==> flow/design.v <==
module axi_stream_insert_header #(
    parameter DATA_WD = 32,
    parameter DATA_BYTE_WD = DATA_WD / 8,
    parameter BYTE_CNT_WD = $clog2(DATA_BYTE_WD)
) (
    input clk,
    input rst_n,
    input valid_in,
    input [DATA_WD-1 : 0] data_in,
    input [DATA_BYTE_WD-1 : 0] keep_in,
    input last_in,
    output ready_in,
    output valid_out,
    output [DATA_WD-1 : 0] data_out,
    output [DATA_BYTE_WD-1 : 0] keep_out,
    output last_out,
    input ready_out,
    input valid_insert,
    input [DATA_WD-1 : 0] header_insert,
    input [DATA_BYTE_WD-1 : 0] keep_insert,
    input [BYTE_CNT_WD : 0] byte_insert_cnt,
    output ready_insert
);
function [BYTE_CNT_WD:0]count_1;
    input [DATA_BYTE_WD-1:0] data_in;
    reg [BYTE_CNT_WD:0]cnt,n;
begin
    cnt=0;
    for (n=0;n<DATA_BYTE_WD; n=n+1) begin
        if(data_in[n])
            cnt = cnt+1'b1; 
            count_1 =cnt;
    end
end
endfunction
localparam IDEL = 4'b0001;
localparam HAEDER_INSERT = 4'b0010;
localparam WAIT = 4'b0100;
localparam IN_OUT = 4'b1000;
reg [3:0] current_state;
reg [3:0] next_state;
reg [BYTE_CNT_WD : 0] byte_insert_cnt_temp;
reg [DATA_BYTE_WD-1 : 0] keep_insert_temp;
reg [DATA_WD-1:0] mem [0:4];
reg [1:0] addr_in;
reg [1:0] addr_out;
reg[4:0] cnt_temp;
reg [DATA_BYTE_WD-1 : 0] keepin_last;
wire [BYTE_CNT_WD:0] keepin_last_count;
wire [4:0] out_cnt ;
reg [2*DATA_WD-1 : 0] data_out_reg;
reg [2*DATA_BYTE_WD-1 : 0] keep_out_reg;
reg last_out_reg;
reg [4:0]cnt_out_temp;
    assign keepin_last_count = count_1(keepin_last); 
    assign ready_in = (current_state == HAEDER_INSERT || current_state==IN_OUT)?1'b1:1'b0;
    assign ready_insert = (current_state == IDEL)?1'b1:1'b0;
    assign valid_out = (current_state == IN_OUT)?1'b1:1'b0;
    assign out_cnt = (keepin_last_count+byte_insert_cnt_temp>DATA_BYTE_WD)?cnt_temp+1'b1:cnt_temp; 
    always @(posedge clk or negedge rst_n) begin
        if(!rst_n)begin
            current_state <= IDEL;
        end else begin
            current_state <= next_state;
        end
    end
    always @(*) begin
        next_state = IDEL;
        case (current_state)
            IDEL:begin
                if(valid_insert && ready_insert) 
                    next_state = HAEDER_INSERT;
                else 
                    next_state = IDEL;     
            end
            HAEDER_INSERT:begin
                if(ready_out && addr_in == 2'd3) 
                    next_state = IN_OUT;
                else if(addr_in == 2'd3)
                    next_state = WAIT; 
                else
                    next_state = HAEDER_INSERT;     
            end
            WAIT:begin
                if(valid_in && ready_out) 
                    next_state = IN_OUT;
                else 
                    next_state = WAIT;     
            end
            IN_OUT:begin
                if(last_out) 
                    next_state = IDEL;
                else 
                    next_state = IN_OUT;     
            end
            default: next_state = IDEL;
        endcase    
    end
    always @(posedge clk or negedge rst_n) begin
        if(!rst_n)begin
            byte_insert_cnt_temp <= 'b0;
            keep_insert_temp <= 'b0;
        end else if(valid_insert && ready_insert) begin
            byte_insert_cnt_temp <= byte_insert_cnt; 
            keep_insert_temp <= keep_insert;
        end else begin
            byte_insert_cnt_temp <= byte_insert_cnt_temp;
            keep_insert_temp <= keep_insert_temp;
        end
    end
    integer k;
    always @(posedge clk or negedge rst_n) begin
        if(!rst_n)begin
            addr_in <= 2'd0;
            cnt_temp <= 5'b0;
            keepin_last <= 'b0; 
            for(k=0;k<=4;k=k+1) 
               mem[k] <= 32'b0;        
        end else if(valid_insert && ready_insert && addr_in==2'd0) begin 
            addr_in <= addr_in + 1'b1;
            mem[addr_in] <= header_insert;
            cnt_temp <= 5'b0;
            keepin_last <= 'b0;
        end else if (valid_in && ready_in && last_in) begin 
            addr_in <= addr_in + 1'b1;
            mem[addr_in] <= data_in;
            cnt_temp <= cnt_temp + 1'b1;
            keepin_last <= keep_in;
        end else if (valid_in && ready_in) begin 
            addr_in <= addr_in + 1'b1;
            mem[addr_in] <= data_in;
            cnt_temp <= cnt_temp + 1'b1;
            keepin_last <= keepin_last;
        end else begin
            addr_in <= addr_in;
            cnt_temp <= cnt_temp;
            keepin_last <= keepin_last;
        end
    end
    always @(posedge clk or negedge rst_n) begin
        if(!rst_n)begin
            data_out_reg <= 'b0;
            keep_out_reg <= 'b0;
            last_out_reg <= 1'b0;
            addr_out <= 'b0;
            cnt_out_temp <= 'b0;
        end else if((current_state==HAEDER_INSERT || current_state==WAIT) && next_state == IN_OUT) begin 
            data_out_reg <= {mem[addr_out],mem[addr_out+1]} << (DATA_BYTE_WD - byte_insert_cnt)*8;
            keep_out_reg <= {DATA_BYTE_WD{1'b1}};
            last_out_reg <= 1'b0;
            addr_out <= addr_out + 1'b1;
            cnt_out_temp <= cnt_out_temp+1'b1;
        end else if (valid_out && ready_out) begin
            data_out_reg <= {mem[addr_out],mem[addr_out+1]} << (DATA_BYTE_WD - byte_insert_cnt)*8; 
            addr_out <= addr_out + 1'b1;
            cnt_out_temp <= cnt_out_temp+1'b1;
            if (cnt_out_temp == out_cnt-1'b1) begin
            last_out_reg <= 1'b1;
            keep_out_reg <= {keep_insert_temp,keepin_last} << (DATA_BYTE_WD - byte_insert_cnt);            
            end else begin                                                                                                                                           
            last_out_reg <= 1'b0;
            keep_out_reg <= {DATA_BYTE_WD{1'b1}};               
            end
        end else begin
            data_out_reg <= data_out_reg;
            keep_out_reg <= keep_out_reg;
            last_out_reg <= 1'b0;
            addr_out <= 'b0;
            cnt_out_temp <= 'b0;
        end
    end
    assign data_out = data_out_reg[2*DATA_WD-1:DATA_WD];
    assign keep_out = (out_cnt == cnt_temp)?keep_out_reg[2*DATA_BYTE_WD-1:DATA_BYTE_WD]:keep_out_reg[DATA_BYTE_WD-1:0];
    assign last_out = last_out_reg;
endmodule
# Reports on axi_stream_insert_header
# Module axi_stream_insert_header before and after one edit of its RTL, step after step.
# "orig" refers to lines of the RTL above, "edited" to lines of the edited file.
# "delta" is "edited" less "orig", of the values as shown; "change_rel_pct" is that difference over "orig", in percent.
# Operators: Yosys type, input widths -> output width; for muxes data width and select width s.
# Library cell names are shortened.
# A cell with -- has no value.
[inputs]
top_module = "axi_stream_insert_header"
clk_port = "clk"
cell_library = "sky130hd"
corner = "tt_025C_1v80"

# The edit
# The edit as a unified diff against the file above.
# The edit is scripted: it alters the design's behaviour and was not made to optimise anything.
# begin of diff
@@ -152,5 +152,5 @@
             cnt_out_temp <= cnt_out_temp+1'b1;
         end else if (valid_out && ready_out) begin
-            data_out_reg <= {mem[addr_out],mem[addr_out+1]} << (DATA_BYTE_WD - byte_insert_cnt)*8; 
+            data_out_reg <= {mem[addr_out],mem[addr_out+1]} << 2; 
             addr_out <= addr_out + 1'b1;
             cnt_out_temp <= cnt_out_temp+1'b1;
# end of diff

# Word level
# Yosys after proc, flatten, opt, wreduce and memory -nomap, before mapping. Print and check cells are not counted.
[bits]
columns = ["element", "orig", "edited", "delta", "change_rel_pct"]
rows = [
  ["ff_bits", 230, 230, 0, 0.00],
  ["latchBits", 0, 0, 0, "--"],
  ["mem_bits_rw", 0, 0, 0, "--"],
  ["rom_bits", 0, 0, 0, "--"],
  ["clocked_rd_ports_x_width", 0, 0, 0, "--"],
  ["mem_count", 0, 0, 0, "--"],
  ["inputBits", 81, 81, 0, 0.00],
  ["out_inout_bits", 40, 40, 0, 0.00],
  ["elab_cells", 134, 129, -5, -3.73],
]
[classes]
columns = ["element", "orig", "edited", "delta", "change_rel_pct"]
rows = [
  ["add_sub_neg", 11, 11, 0, 0.00],
  ["mul", 0, 0, 0, "--"],
  ["div", 0, 0, 0, "--"],
  ["compare", 1, 1, 0, 0.00],
  ["equal", 21, 21, 0, 0.00],
  ["shifts", 3, 2, -1, -33.33],
  ["mux", 63, 59, -4, -6.35],
  ["bitwise", 0, 0, 0, "--"],
  ["reduce_and_logical", 20, 20, 0, 0.00],
]
[op_table]
columns = ["op", "orig", "edited", "delta", "change_rel_pct"]
rows = [
  ["$mux 32", 26, 22, -4, -15.38],
  ["$shl 64x32->64", 2, 1, -1, -50.00],
]
# Unchanged operator kinds not shown: 37.

# Longest topological paths
# Yosys ltp: most cells in a row. Word level: on the elaborated netlist, between registers, memories and ports. Mapped: between sequential cells and ports; inverters and the memories' decode and read muxes count.
[logic_depth]
columns = ["element", "orig", "edited", "delta", "change_rel_pct"]
rows = [
  ["word_depth", 15, 15, 0, 0.00],
  ["abc_area", "0", "0", "--", "--"],
  ["mapped_depth", 14, 14, 0, 0.00],
  ["depth_no_buf", 13, 13, 0, 0.00],
]

# Netlist
# Yosys stat after the flow's synthesis: flattened, memories mapped to cells. It holds for the ABC_AREA given above (unset counts as 0); a run with the other value may have another netlist.
[mapped]
columns = ["element", "orig", "edited", "delta", "change_rel_pct"]
rows = [
  ["mapped_cells", 1276, 1348, 72, 5.64],
  ["mapped_area_um2", 11400.9, 11932.7, 531.8, 4.66],
  ["seqArea_um2", 4956.0, 4956.0, 0.0, 0.00],
  ["ffs", 198, 198, 0, 0.00],
  ["n_buf", 105, 112, 7, 6.67],
]
[types]
columns = ["type", "orig", "edited", "delta", "change_rel_pct"]
rows = [
  ["mux2_2", 14, 31, 17, 121.43],
  ["o22ai_1", 4, 20, 16, 400.00],
  ["mux2i_1", 63, 78, 15, 23.81],
  ["a32o_1", 17, 5, -12, -70.59],
  ["a22o_1", 12, 1, -11, -91.67],
  ["o221ai_1", 3, 14, 11, 366.67],
  ["a22oi_1", 15, 5, -10, -66.67],
  ["a221o_1", 11, 3, -8, -72.73],
  ["o211ai_1", 4, 11, 7, 175.00],
  ["buf_1", 10, 16, 6, 60.00],
  ["a211oi_1", 3, 9, 6, 200.00],
  ["o2bb2ai_1", 0, 6, 6, "--"],
  ["o21ai_0", 188, 183, -5, -2.66],
  ["a2111oi_0", 6, 1, -5, -83.33],
  ["o32a_1", 5, 0, -5, -100.00],
  ["a21o_1", 4, 9, 5, 125.00],
  ["o21ai_1", 4, 9, 5, 125.00],
  ["and3_1", 3, 8, 5, 166.67],
]
# Unchanged cell types not shown: 17.
# The list need not be complete.

# Timing after synthesis
# Path of least setup slack by OpenSTA after synthesis, without wires, with an ideal clock, recovery checks aside; 20% of the period is set as input and as output delay. Where synthesis merged equal registers, the netlist keeps one of their names.
[synth_timing]
columns = ["element", "orig", "edited", "delta", "change_rel_pct"]
rows = [
  ["path_type", "reg2out", "reg2out", "--", "--"],
  ["from", "reg keepin_last[0]", "reg keepin_last[0]", "--", "--"],
  ["to", "out keep_out[0]", "out keep_out[0]", "--", "--"],
  ["clock_period_ns", 5.5, 5.5, 0.0, 0.00],
  ["out_delay_ns", 1.100, 1.100, 0.000, 0.00],
  ["t_first_pin_ns", 0.000, 0.000, 0.000, "--"],
  ["arrival_ns", 2.766, 2.699, -0.067, -2.42],
  ["required_time_ns", 4.400, 4.400, 0.000, 0.00],
  ["slack_ns", 1.634, 1.701, 0.067, "--"],
  ["path_delay_ns", 2.766, 2.699, -0.067, -2.42],
  ["driving_pins", 12, 13, 1, 8.33],
  ["n_path_buf", 0, 1, 1, "--"],
  ["synth_period_reached_ns", 3.866, 3.799, -0.067, -1.73],
]
# "path_delay_ns" is the arrival time less input delay plus setup time.
# At an output port there is no setup time.
# "driving_pins" counts driving pins, that of a launching flip-flop among them; a cell with two outputs on the path counts twice.
# "synth_period_reached_ns" = period - worst setup slack (recovery checks aside). The figure is calculated, with input and output delays left at 20% of the set period.
# Between the ends stands the longest chain of elaborated cells between them, by number of cells; it is not shown to be the way that was timed. Of several equally long chains one is given.
# Each line given opens the expression or statement behind the cell; cells for indexed reads and writes are added by Yosys, which also makes memories of some case tables.
# A register here has more assigning lines than the two given.
[synth_between_orig]
cell_sequence = "dfrtp_1 inv_1 ha_1 xor2_1 ha_1 mux2_2 inv_1 fa_1 xnor2_1 a21o_1 nor2_2 mux2_2"
elab_chain_cells = 12
cells_between = 12
lines_between = 4
classes_between = "4 x add/sub; 1 x compare; 1 x eq/ne; 6 x mux"
[synth_lines_orig]
columns = ["element", "line_no", "source"]
rows = [
  ["start, declared", 48, "reg [DATA_BYTE_WD-1 : 0] keepin_last;"],
  ["start, assigned", 128, "keepin_last <= keep_in;"],
  ["start, assigned", 133, "keepin_last <= keepin_last;"],
  ["$mux 1", 30, "if(data_in[n])"],
  ["$add 3x1->3", 31, "cnt = cnt+1'b1;"],
  ["$mux 3", 30, ""],
  ["$add 3x1->3", 31, ""],
  ["$mux 3", 30, ""],
  ["$add 3x1->3", 31, ""],
  ["$mux 3", 30, ""],
  ["$add 3x3->4", 59, "assign out_cnt = (keepin_last_count+byte_insert_cnt_temp>DATA_BYTE_WD)?cnt_temp+1'b1:cnt_temp;"],
  ["$gt 4x3->1", 59, ""],
  ["$mux 5", 59, ""],
  ["$eq 5x5->1", 173, "assign keep_out = (out_cnt == cnt_temp)?keep_out_reg[2*DATA_BYTE_WD-1:DATA_BYTE_WD]:keep_out_reg[DATA_BYTE_WD- ..."],
  ["$mux 4", 173, ""],
  ["end, declared", 15, "output [DATA_BYTE_WD-1 : 0] keep_out,"],
]
[synth_between_edited]
cell_sequence = "dfrtp_1 inv_1 ha_1 xor2_1 ha_1 mux2_2 inv_1 fa_1 xnor2_1 a221oi_2 buf_6 nand2_1 nand2_1"
elab_chain_cells = 12
cells_between = 12
lines_between = 4
classes_between = "4 x add/sub; 1 x compare; 1 x eq/ne; 6 x mux"
[synth_lines_edited]
columns = ["element", "line_no", "source"]
rows = [
  ["start, declared", 48, "reg [DATA_BYTE_WD-1 : 0] keepin_last;"],
  ["start, assigned", 128, "keepin_last <= keep_in;"],
  ["start, assigned", 133, "keepin_last <= keepin_last;"],
  ["$mux 1", 30, "if(data_in[n])"],
  ["$add 3x1->3", 31, "cnt = cnt+1'b1;"],
  ["$mux 3", 30, ""],
  ["$add 3x1->3", 31, ""],
  ["$mux 3", 30, ""],
  ["$add 3x1->3", 31, ""],
  ["$mux 3", 30, ""],
  ["$add 3x3->4", 59, "assign out_cnt = (keepin_last_count+byte_insert_cnt_temp>DATA_BYTE_WD)?cnt_temp+1'b1:cnt_temp;"],
  ["$gt 4x3->1", 59, ""],
  ["$mux 5", 59, ""],
  ["$eq 5x5->1", 173, "assign keep_out = (out_cnt == cnt_temp)?keep_out_reg[2*DATA_BYTE_WD-1:DATA_BYTE_WD]:keep_out_reg[DATA_BYTE_WD- ..."],
  ["$mux 4", 173, ""],
  ["end, declared", 15, "output [DATA_BYTE_WD-1 : 0] keep_out,"],
]

# Worst path after layout
# Path of least setup slack in the final report of each run of pair 1 (OpenROAD, finished layout, wires in). Where an end is a register, its clock arrival counts in the times.
[layout_timing]
columns = ["element", "orig", "edited", "delta", "change_rel_pct"]
rows = [
  ["path_type", "reg2out", "reg2out", "--", "--"],
  ["from", "reg keepin_last[0]", "reg keepin_last[0]", "--", "--"],
  ["to", "out keep_out[2]", "out keep_out[1]", "--", "--"],
  ["clock_period_ns", 5.5, 5.5, 0.0, 0.00],
  ["out_delay_ns", 1.10, 1.10, 0.00, 0.00],
  ["t_first_pin_ns", 0.44, 0.44, 0.00, 0.00],
  ["arrival_ns", 3.95, 3.89, -0.06, -1.52],
  ["required_time_ns", 4.40, 4.40, 0.00, 0.00],
  ["slack_ns", 0.45, 0.51, 0.06, "--"],
  ["driving_pins", 13, 13, 0, 0.00],
  ["n_path_buf", 1, 1, 0, 0.00],
]
# Between the ends stands the longest chain of elaborated cells between them, by number of cells; it is not shown to be the way that was timed. Of several equally long chains one is given.
# A register here has more assigning lines than the two given.
[layout_between_orig]
cell_sequence = "dfrtp_1 inv_1 ha_1 xor2_1 xor2_1 ha_1 inv_1 fa_1 xnor2_1 a21o_1 nor2_2 mux2_2 clkdlybuf4s50_1"
elab_chain_cells = 12
cells_between = 12
lines_between = 4
classes_between = "4 x add/sub; 1 x compare; 1 x eq/ne; 6 x mux"
[layout_lines_orig]
columns = ["element", "line_no", "source"]
rows = [
  ["start, declared", 48, "reg [DATA_BYTE_WD-1 : 0] keepin_last;"],
  ["start, assigned", 128, "keepin_last <= keep_in;"],
  ["start, assigned", 133, "keepin_last <= keepin_last;"],
  ["$mux 1", 30, "if(data_in[n])"],
  ["$add 3x1->3", 31, "cnt = cnt+1'b1;"],
  ["$mux 3", 30, ""],
  ["$add 3x1->3", 31, ""],
  ["$mux 3", 30, ""],
  ["$add 3x1->3", 31, ""],
  ["$mux 3", 30, ""],
  ["$add 3x3->4", 59, "assign out_cnt = (keepin_last_count+byte_insert_cnt_temp>DATA_BYTE_WD)?cnt_temp+1'b1:cnt_temp;"],
  ["$gt 4x3->1", 59, ""],
  ["$mux 5", 59, ""],
  ["$eq 5x5->1", 173, "assign keep_out = (out_cnt == cnt_temp)?keep_out_reg[2*DATA_BYTE_WD-1:DATA_BYTE_WD]:keep_out_reg[DATA_BYTE_WD- ..."],
  ["$mux 4", 173, ""],
  ["end, declared", 15, "output [DATA_BYTE_WD-1 : 0] keep_out,"],
]
[layout_between_edited]
cell_sequence = "dfrtp_1 inv_1 ha_1 xor2_1 ha_1 mux2_2 inv_1 fa_1 nand2b_1 a221o_1 nand2_1 nand2_1 clkdlybuf4s50_1"
elab_chain_cells = 12
cells_between = 12
lines_between = 4
classes_between = "4 x add/sub; 1 x compare; 1 x eq/ne; 6 x mux"
[layout_lines_edited]
columns = ["element", "line_no", "source"]
rows = [
  ["start, declared", 48, "reg [DATA_BYTE_WD-1 : 0] keepin_last;"],
  ["start, assigned", 128, "keepin_last <= keep_in;"],
  ["start, assigned", 133, "keepin_last <= keepin_last;"],
  ["$mux 1", 30, "if(data_in[n])"],
  ["$add 3x1->3", 31, "cnt = cnt+1'b1;"],
  ["$mux 3", 30, ""],
  ["$add 3x1->3", 31, ""],
  ["$mux 3", 30, ""],
  ["$add 3x1->3", 31, ""],
  ["$mux 3", 30, ""],
  ["$add 3x3->4", 59, "assign out_cnt = (keepin_last_count+byte_insert_cnt_temp>DATA_BYTE_WD)?cnt_temp+1'b1:cnt_temp;"],
  ["$gt 4x3->1", 59, ""],
  ["$mux 5", 59, ""],
  ["$eq 5x5->1", 173, "assign keep_out = (out_cnt == cnt_temp)?keep_out_reg[2*DATA_BYTE_WD-1:DATA_BYTE_WD]:keep_out_reg[DATA_BYTE_WD- ..."],
  ["$mux 4", 173, ""],
  ["end, declared", 15, "output [DATA_BYTE_WD-1 : 0] keep_out,"],
]

# Flow runs
# Both versions went through the flow (Yosys, OpenROAD) with the same settings in each pair. Constraints: input delay and output delay 20% of the set period each, output load 0.01 pF.
[settings_pair_1]
CORE_UTILIZATION = 40
PLACE_DENSITY = 0.6
period_ns = 5.5
CAP_MARGIN = 20
CORE_MARGIN = 2
SLEW_MARGIN = 20
[measured_pair_1]
columns = ["element", "orig", "edited", "delta", "change_rel_pct"]
rows = [
  ["ys_area_um2", 11400.9, 11932.7, 531.8, 4.66],
  ["total_die_area_um2", 29868.5, 31230.0, 1361.5, 4.56],
  ["cell_area_final_um2", 13550.5, 14053.5, 503.0, 3.71],
  ["finalUtil_frac", 0.485, 0.477, -0.008, "--"],
  ["fin_ws_ns", 0.452, 0.511, 0.059, "--"],
  ["final_setup_tns_ns", 0.000, 0.000, 0.000, "--"],
  ["holdWs_ns", 0.486, 0.486, 0.000, "--"],
  ["power_uw", 8537, 9376, 839, 9.83],
  ["clock_period_reached_ns", 5.048, 4.989, -0.059, -1.17],
]
[settings_pair_2]
ABC_AREA = 1
CAP_MARGIN = 20
CELL_PAD_IN_SITES_DETAIL_PLACEMENT = 2
CORE_ASPECT_RATIO = 0.7
CORE_MARGIN = 10
CORE_UTILIZATION = 24
CTS_CLUSTER_DIAMETER = 59
CTS_CLUSTER_SIZE = 77
GPL_TIMING_DRIVEN = 1
HOLD_SLACK_MARGIN = 0.24
MIN_ROUTING_LAYER = "met2"
PLACE_DENSITY = 0.49
period_ns = 5.48
SLEW_MARGIN = 20
[measured_pair_2]
columns = ["element", "orig", "edited", "delta", "change_rel_pct"]
rows = [
  ["ys_area_um2", 12270.5, 12514.5, 244.0, 1.99],
  ["total_die_area_um2", 60715.5, 61822.9, 1107.4, 1.82],
  ["cell_area_final_um2", 14675.3, 14755.4, 80.1, 0.55],
  ["finalUtil_frac", 0.29, 0.288, -0.002, "--"],
  ["fin_ws_ns", 0.549, 0.443, -0.106, "--"],
  ["final_setup_tns_ns", 0.000, 0.000, 0.000, "--"],
  ["holdWs_ns", 0.521, 0.515, -0.006, "--"],
  ["power_uw", 10283, 10915, 632, 6.15],
  ["clock_period_reached_ns", 4.931, 5.037, 0.106, 2.15],
]
# "clock_period_reached_ns" is the run's clock period less its worst setup slack. It is reckoned from that one timing run; input and output delays stay at 20% of the period that was set.
# By "power_uw" is meant OpenSTA's value without simulated activity: inputs other than the clock are taken to toggle once in ten clock periods, and the tool carries that through the logic.
